==> flow/design.v <==
module processor
(
	output reg w_en,
	output reg done,
	output reg [7:0] addr,
	output reg [31:0] data_out,
	input clk,
	input rst_n,
	input start,
	input [31:0] data_in
);
	parameter RESET = 3'd0;
	parameter READ_DATA = 3'd1;
	parameter READ_INSTRUCTON = 3'd2;
	parameter DELAY = 3'd3;
	parameter EXECUTE = 3'd4;
	parameter ADD = 3'd0;
	parameter SUB = 3'd1;
	parameter MUL = 3'd2;
	parameter TR = 3'd3;
	parameter DET = 3'd4;
	reg [2:0] cs,ns;
	reg [1:0] read_data_counter;
	reg [3:0] a11,a12,a21,a22,b11,b12,b21,b22;
	always@(posedge clk or negedge rst_n)begin
		if(~rst_n) cs <= RESET;
		else cs <= ns;
	end
	always@(*)begin
		case(cs)
			RESET : ns = (start & rst_n) ? READ_DATA : RESET;
			READ_DATA : ns = (read_data_counter == 2) ? READ_INSTRUCTON : READ_DATA;
			READ_INSTRUCTON : ns = DELAY;
			DELAY : ns = EXECUTE;
			EXECUTE : ns = RESET;
			default : ns = RESET;
		endcase
	end
	always@(posedge clk or negedge rst_n)begin
		if(~rst_n)begin
			done <= 0;
			w_en <= 0;
			addr <= 8'd255;
			data_out <= 0;
			read_data_counter <= 0;
			a11 <= 0;
			a12 <= 0;
			a21 <= 0; 
			a22 <= 0;
			b11 <= 0;
			b12 <= 0;
			b21 <= 0;
			b22 <= 0;	
		end
		else begin
			case(ns)
				RESET : begin
					done <= 0;
					w_en <= 0;
					addr <= 8'd255;
					data_out <= 0;
					read_data_counter <= 0;
					a11 <= 0;
					a12 <= 0;
					a21 <= 0; 
					a22 <= 0;
					b11 <= 0;
					b12 <= 0;
					b21 <= 0;
					b22 <= 0;
				end
				READ_DATA : begin
					done <= 0;
					w_en <= 0;
					addr <= 8'd255;
					data_out <= 0;
					read_data_counter <= read_data_counter + 1;
					a11 <= data_in[3:0];
					a12 <= data_in[7:4];
					a21 <= data_in[11:8]; 
					a22 <= data_in[15:12];
					b11 <= data_in[19:16];
					b12 <= data_in[23:20];
					b21 <= data_in[27:24];
					b22 <= data_in[31:28];
				end
				READ_INSTRUCTON : begin
					done <= 0;
					w_en <= 0;
					addr <= 0;
					data_out <= 0;
					read_data_counter <= 0;
					a11 <= a11;
					a12 <= a12;
					a21 <= a21; 
					a22 <= a22;
					b11 <= b11;
					b12 <= b12;
					b21 <= b21;
					b22 <= b22;
				end
				DELAY : begin
					done <= done;
					w_en <= w_en;
					addr <= addr;
					data_out <= 0;
					read_data_counter <= 0;
					a11 <= a11;
					a12 <= a12;
					a21 <= a21; 
					a22 <= a22;
					b11 <= b11;
					b12 <= b12;
					b21 <= b21;
					b22 <= b22;
				end
				EXECUTE : begin
					addr <= data_in[7:0];
					read_data_counter <= read_data_counter;
					a11 <= a11;
					a12 <= a12;
					a21 <= a21; 
					a22 <= a22;
					b11 <= b11;
					b12 <= b12;
					b21 <= b21;
					b22 <= b22;
					case(data_in[31:29])
						ADD : begin
							done <= 1;
							w_en <= 1;
							data_out [7:0] <= $signed(a11) + $signed(b11);
							data_out [15:8] <= $signed(a12) + $signed(b12);
							data_out [23:16] <= $signed(a21) + $signed(b21);
							data_out [31:24] <= $signed(a22) + $signed(b22);
						end
						SUB : begin
							done <= 1;
							w_en <= 1;
							data_out [7:0] <= $signed(a11) - $signed(b11);
							data_out [15:8] <= $signed(a12) - $signed(b12);
							data_out [23:16] <= $signed(a21) - $signed(b21);
							data_out [31:24] <= $signed(a22) - $signed(b22);
						end
						MUL : begin
							done <= 1;
							w_en <= 1;
							data_out [7:0] <= ($signed(a11) * $signed(b11)) + ($signed(a12) * $signed(b21));
							data_out [15:8] <= ($signed(a11) * $signed(b12)) + ($signed(a12) * $signed(b22));
							data_out [23:16] <= ($signed(a21) * $signed(b11)) + ($signed(a22) * $signed(b21));
							data_out [31:24] <= ($signed(a21) * $signed(b12)) + ($signed(a22) * $signed(b22));
						end
						TR : begin
							done <= 1;
							w_en <= 1;
							data_out [7:0] <= {a11[3],a11[3],a11[3],a11[3],a11};
							data_out [15:8] <= {a21[3],a21[3],a21[3],a21[3],a21};
							data_out [23:16] <= {a12[3],a12[3],a12[3],a12[3],a12};
							data_out [31:24] <= {a22[3],a22[3],a22[3],a22[3],a22};
						end
						DET : begin
							done <= 1;
							w_en <= 1;
							data_out <= ($signed(a11) * $signed(a22)) - ($signed(a12) * $signed(a21));
						end
						default : begin
							done <= 0;
							w_en <= 0;
						end
					endcase
				end
			endcase
		end
	end
endmodule
# Step by step through the tools: processor
# Tool output for the design above, in the order of the flow.
# Line numbers count from 1 in the design file above.
# Operators: Yosys type, input widths -> output width; for muxes data width and select width s.
# Library cell names are shortened.
# The mark -- stands for no value.
# design
design,processor
clk_port,clk
cell_library,sky130hd
pvt_corner,tt_025C_1v80

# After elaboration
# Source: Yosys, flattened and elaborated, memories not mapped. Widths are those after wreduce. Registers that Yosys merges into a memory's read port (data or address) are not register bits. Print and check cells do not count.
# op_classes
add_sub_neg,14
mul,10
logic,1
div_mod_pow,0
n_mux,23
compare,0
equal,13
reduce_and_logical,14
n_shift,0
# ops
op,count
$mul 4x4->8,10
$pmux 8 s5,4
$pmux 8 s2,4
$pmux 4 s2,8
$add 8x8->8,4
$pmux 8 s3,1
$add 4x4->5,4
$sub 4x4->5,4
$eq 3x2->1 const B,6
$pmux 3 s4,1
$eq 3x1->1 const B,3
$logic_not 3->1,3
$sub 8x8->9,1
$reduce_bool 2->1,4
$eq 3x3->1 const B,2
$reduce_or 3->1,2
$ne 6x6->1 const B,1
$reduce_or 5->1,1
$reduce_or 4->1,1
$pmux 2 s2,1
$reduce_bool 3->1,1
$add 2x1->2 const B,1
$eq 2x2->1 const B,1
$reduce_and 2->1,1
$reduce_or 2->1,1
$pmux 1 s2,1
$mux 2,1
$mux 1,2
$and 1x1->1,1
# word_totals
latchBits,0
rom_bits,0
ram_bits,0
clocked_rd_ports_x_width,0
output_inout_bits,42
reg_bits,78
memories,0

# Longest topological paths
# Yosys ltp: most cells in a row. Word level: on the elaborated netlist, between registers, memories and ports. Mapped: between sequential cells and ports; inverters and the memories' decode and read muxes count.
# depth
ltp_word,7
abc_area,0
ltp_mapped,20
mapped_depth_nobuf,19

# After synthesis
# The flow's flattened synthesis, as Yosys stat reports it; memories are mapped. The netlist is that of the ABC_AREA named above (0 if unset); the other value can give another one.
# synth_totals
cells,1297
ff_cells,80
buf_cells,45
sequential_area_um2,2013.2
yosys_area_um2,11604.9
# types
type,count
fa_1,144
ha_1,147
dfrtp_1,71
inv_1,238
xnor2_1,68
nand2_1,102
o21ai_0,75
nor2_1,97
a21oi_1,59
and2_1,47
dfstp_2,9
xor2_1,23
a21o_1,23
clkbuf_1,37
a221o_1,13
nand3_1,24
a221oi_1,13
a22o_1,7
# Other cell types: 31; their cells: 100.

# Timing after synthesis
# Path of least setup slack by OpenSTA after synthesis, without wires, with an ideal clock, recovery checks aside; 20% of the period is set as input and as output delay. Where synthesis merged equal registers, the netlist keeps one of their names.
# synth_timing
kind,reg-to-reg
startpoint,register a22[1]
endpoint,register data_out[15]
path_stages,19
clock_period_ns,7.0
setup_slack_ns,2.172
t_arrival_ns,4.702
n_path_buf,1
path_delay_ns,4.828
launch_ns,0.000
setup_ns,0.126
synth_period_reached_ns,4.828
# "path_delay_ns" is the arrival time less input delay plus setup time.
# "path_stages" counts driving pins, that of a launching flip-flop among them; a cell with two outputs on the path counts twice.
# "synth_period_reached_ns" = period - worst setup slack (recovery checks aside). The figure is calculated, with input and output delays left at 20% of the set period.
# Between the ends stands the longest chain of elaborated cells between them, by number of cells; it is not shown to be the way that was timed. Of several equally long chains one is given.
# A line is the first line of the expression or statement that the cell stems from. Yosys adds cells for indexed reads and writes and turns some case tables into memories.
# At most two assigning lines are given for a register; there are more.
# synth_via
path_cell_list,dfrtp_1 clkbuf_1 nand2_1 fa_1 fa_1 ha_1 inv_1 fa_1 inv_1 fa_1 inv_1 ha_1 a31oi_1 a22oi_1 a31oi_1 xnor2_2 o21bai_4 nor2_1 a221o_1
elab_chain_cells,4
cone_cells,4
lines_between,3
cone_classes,add/sub (1); mul (1); mux (2)
# synth_rtl
element,line,text
"start, declared",24,"reg [3:0] a11,a12,a21,a22,b11,b12,b21,b22;"
"start, assigned",81,a22 <= data_in[15:12];
"start, assigned",96,a22 <= a22;
$mul 4x4->8,164,data_out <= ($signed(a11) * $signed(a22)) - ($signed(a12) * $signed(a21));
$sub 8x8->9,164,
$pmux 8 s5,128,case(data_in[31:29])
$pmux 8 s2,56,case(ns)
"end, assigned",133,data_out [15:8] <= $signed(a12) + $signed(b12);
"end, assigned",141,data_out [15:8] <= $signed(a12) - $signed(b12);
"end, declared",6,"output reg [31:0] data_out,"

# Timing after layout
# Path of least setup slack in the final report of job 1 (OpenROAD, finished layout, wires in). Where an end is a register, its clock arrival counts in the times.
# layout_timing
kind,reg-to-reg
startpoint,register a22[3]
endpoint,register data_out[12]
setup_ns,0.11
t_arrival_ns,4.79
clock_period_ns,3.28
n_path_buf,2
launch_ns,0.35
path_stages,18
setup_slack_ns,-1.28
# Between the ends stands the longest chain of elaborated cells between them, by number of cells; it is not shown to be the way that was timed. Of several equally long chains one is given.
# At most two assigning lines are given for a register; there are more.
# layout_via
path_cell_list,dfrtp_2 buf_4 nand2b_4 fa_1 inv_1 fa_1 fa_1 fa_1 ha_4 ha_4 o21ai_2 a22oi_2 a31oi_2 xnor2_2 o21bai_4 buf_12 nor2_4 a221o_1
elab_chain_cells,4
cone_cells,4
lines_between,3
cone_classes,add/sub (1); mul (1); mux (2)
# layout_rtl
element,line,text
"start, declared",24,"reg [3:0] a11,a12,a21,a22,b11,b12,b21,b22;"
"start, assigned",81,a22 <= data_in[15:12];
"start, assigned",96,a22 <= a22;
$mul 4x4->8,164,data_out <= ($signed(a11) * $signed(a22)) - ($signed(a12) * $signed(a21));
$sub 8x8->9,164,
$pmux 8 s5,128,case(data_in[31:29])
$pmux 8 s2,56,case(ns)
"end, assigned",133,data_out [15:8] <= $signed(a12) + $signed(b12);
"end, assigned",141,data_out [15:8] <= $signed(a12) - $signed(b12);
"end, declared",6,"output reg [31:0] data_out,"

# Measured data: module processor, platform sky130hd, 6 stored runs of the flow under differing settings, order arbitrary. Input and output delays are each 20% of the period that was set; the output load is 0.01 pF.
# "achievedPeriod_ns": clock period set for the run, less the worst setup slack. It is reckoned from that one timing run; input and output delays stay at 20% of the period that was set.
# Among the settings, . means not set for that run.
run name,CORE_MARGIN,CORE_UTILIZATION,CTS_CLUSTER_SIZE,PLACE_DENSITY_LB_ADDON,SETUP_SLACK_MARGIN,TNS_END_PERCENT,period_ns,CAP_MARGIN,SLEW_MARGIN,CELL_PAD_IN_SITES_DETAIL_PLACEMENT,CORE_ASPECT_RATIO,CTS_CLUSTER_DIAMETER,GPL_TIMING_DRIVEN,HOLD_SLACK_MARGIN,MAX_ROUTING_LAYER,ABC_AREA,CELL_PAD_IN_SITES_GLOBAL_PLACEMENT,GPL_ROUTABILITY_DRIVEN,MIN_ROUTING_LAYER,stdcell_area_um2,die_um2,achievedPeriod_ns,ws_setup_ns,yosys.chip_area_um2
job 1,3,39,49,0.14,-0.08,35,3.28,20,20,.,.,.,.,.,.,.,.,.,.,15059.4,31862.2,4.559,-1.279,11604.9
job 2,4,19,.,0.1,0.97,.,5.88,15,0,0,0.89,228,1,0.05,met4,.,.,.,.,14196.1,65103.3,4.742,1.138,11604.9
job 3,9,43,41,0.04,0.93,.,3.38,20,20,1,.,.,1,.,.,.,.,.,.,15412.3,33226.0,4.658,-1.278,11604.9
job 4,2,40,.,.,.,.,3.38,20,20,.,.,.,.,.,.,.,.,.,.,15230.9,30390.9,4.527,-1.147,11604.9
job 5,2,40,.,0.1,.,.,5.65,20,15,2,0.89,344,.,.,.,.,.,.,.,13317.8,30393.5,5.433,0.217,11604.9
job 6,2,35,99,0.29,0.59,45,3.3,30,20,.,.,354,1,-0.09,met4,1,3,0,met2,16599.7,37279.9,4.452,-1.152,12513.3
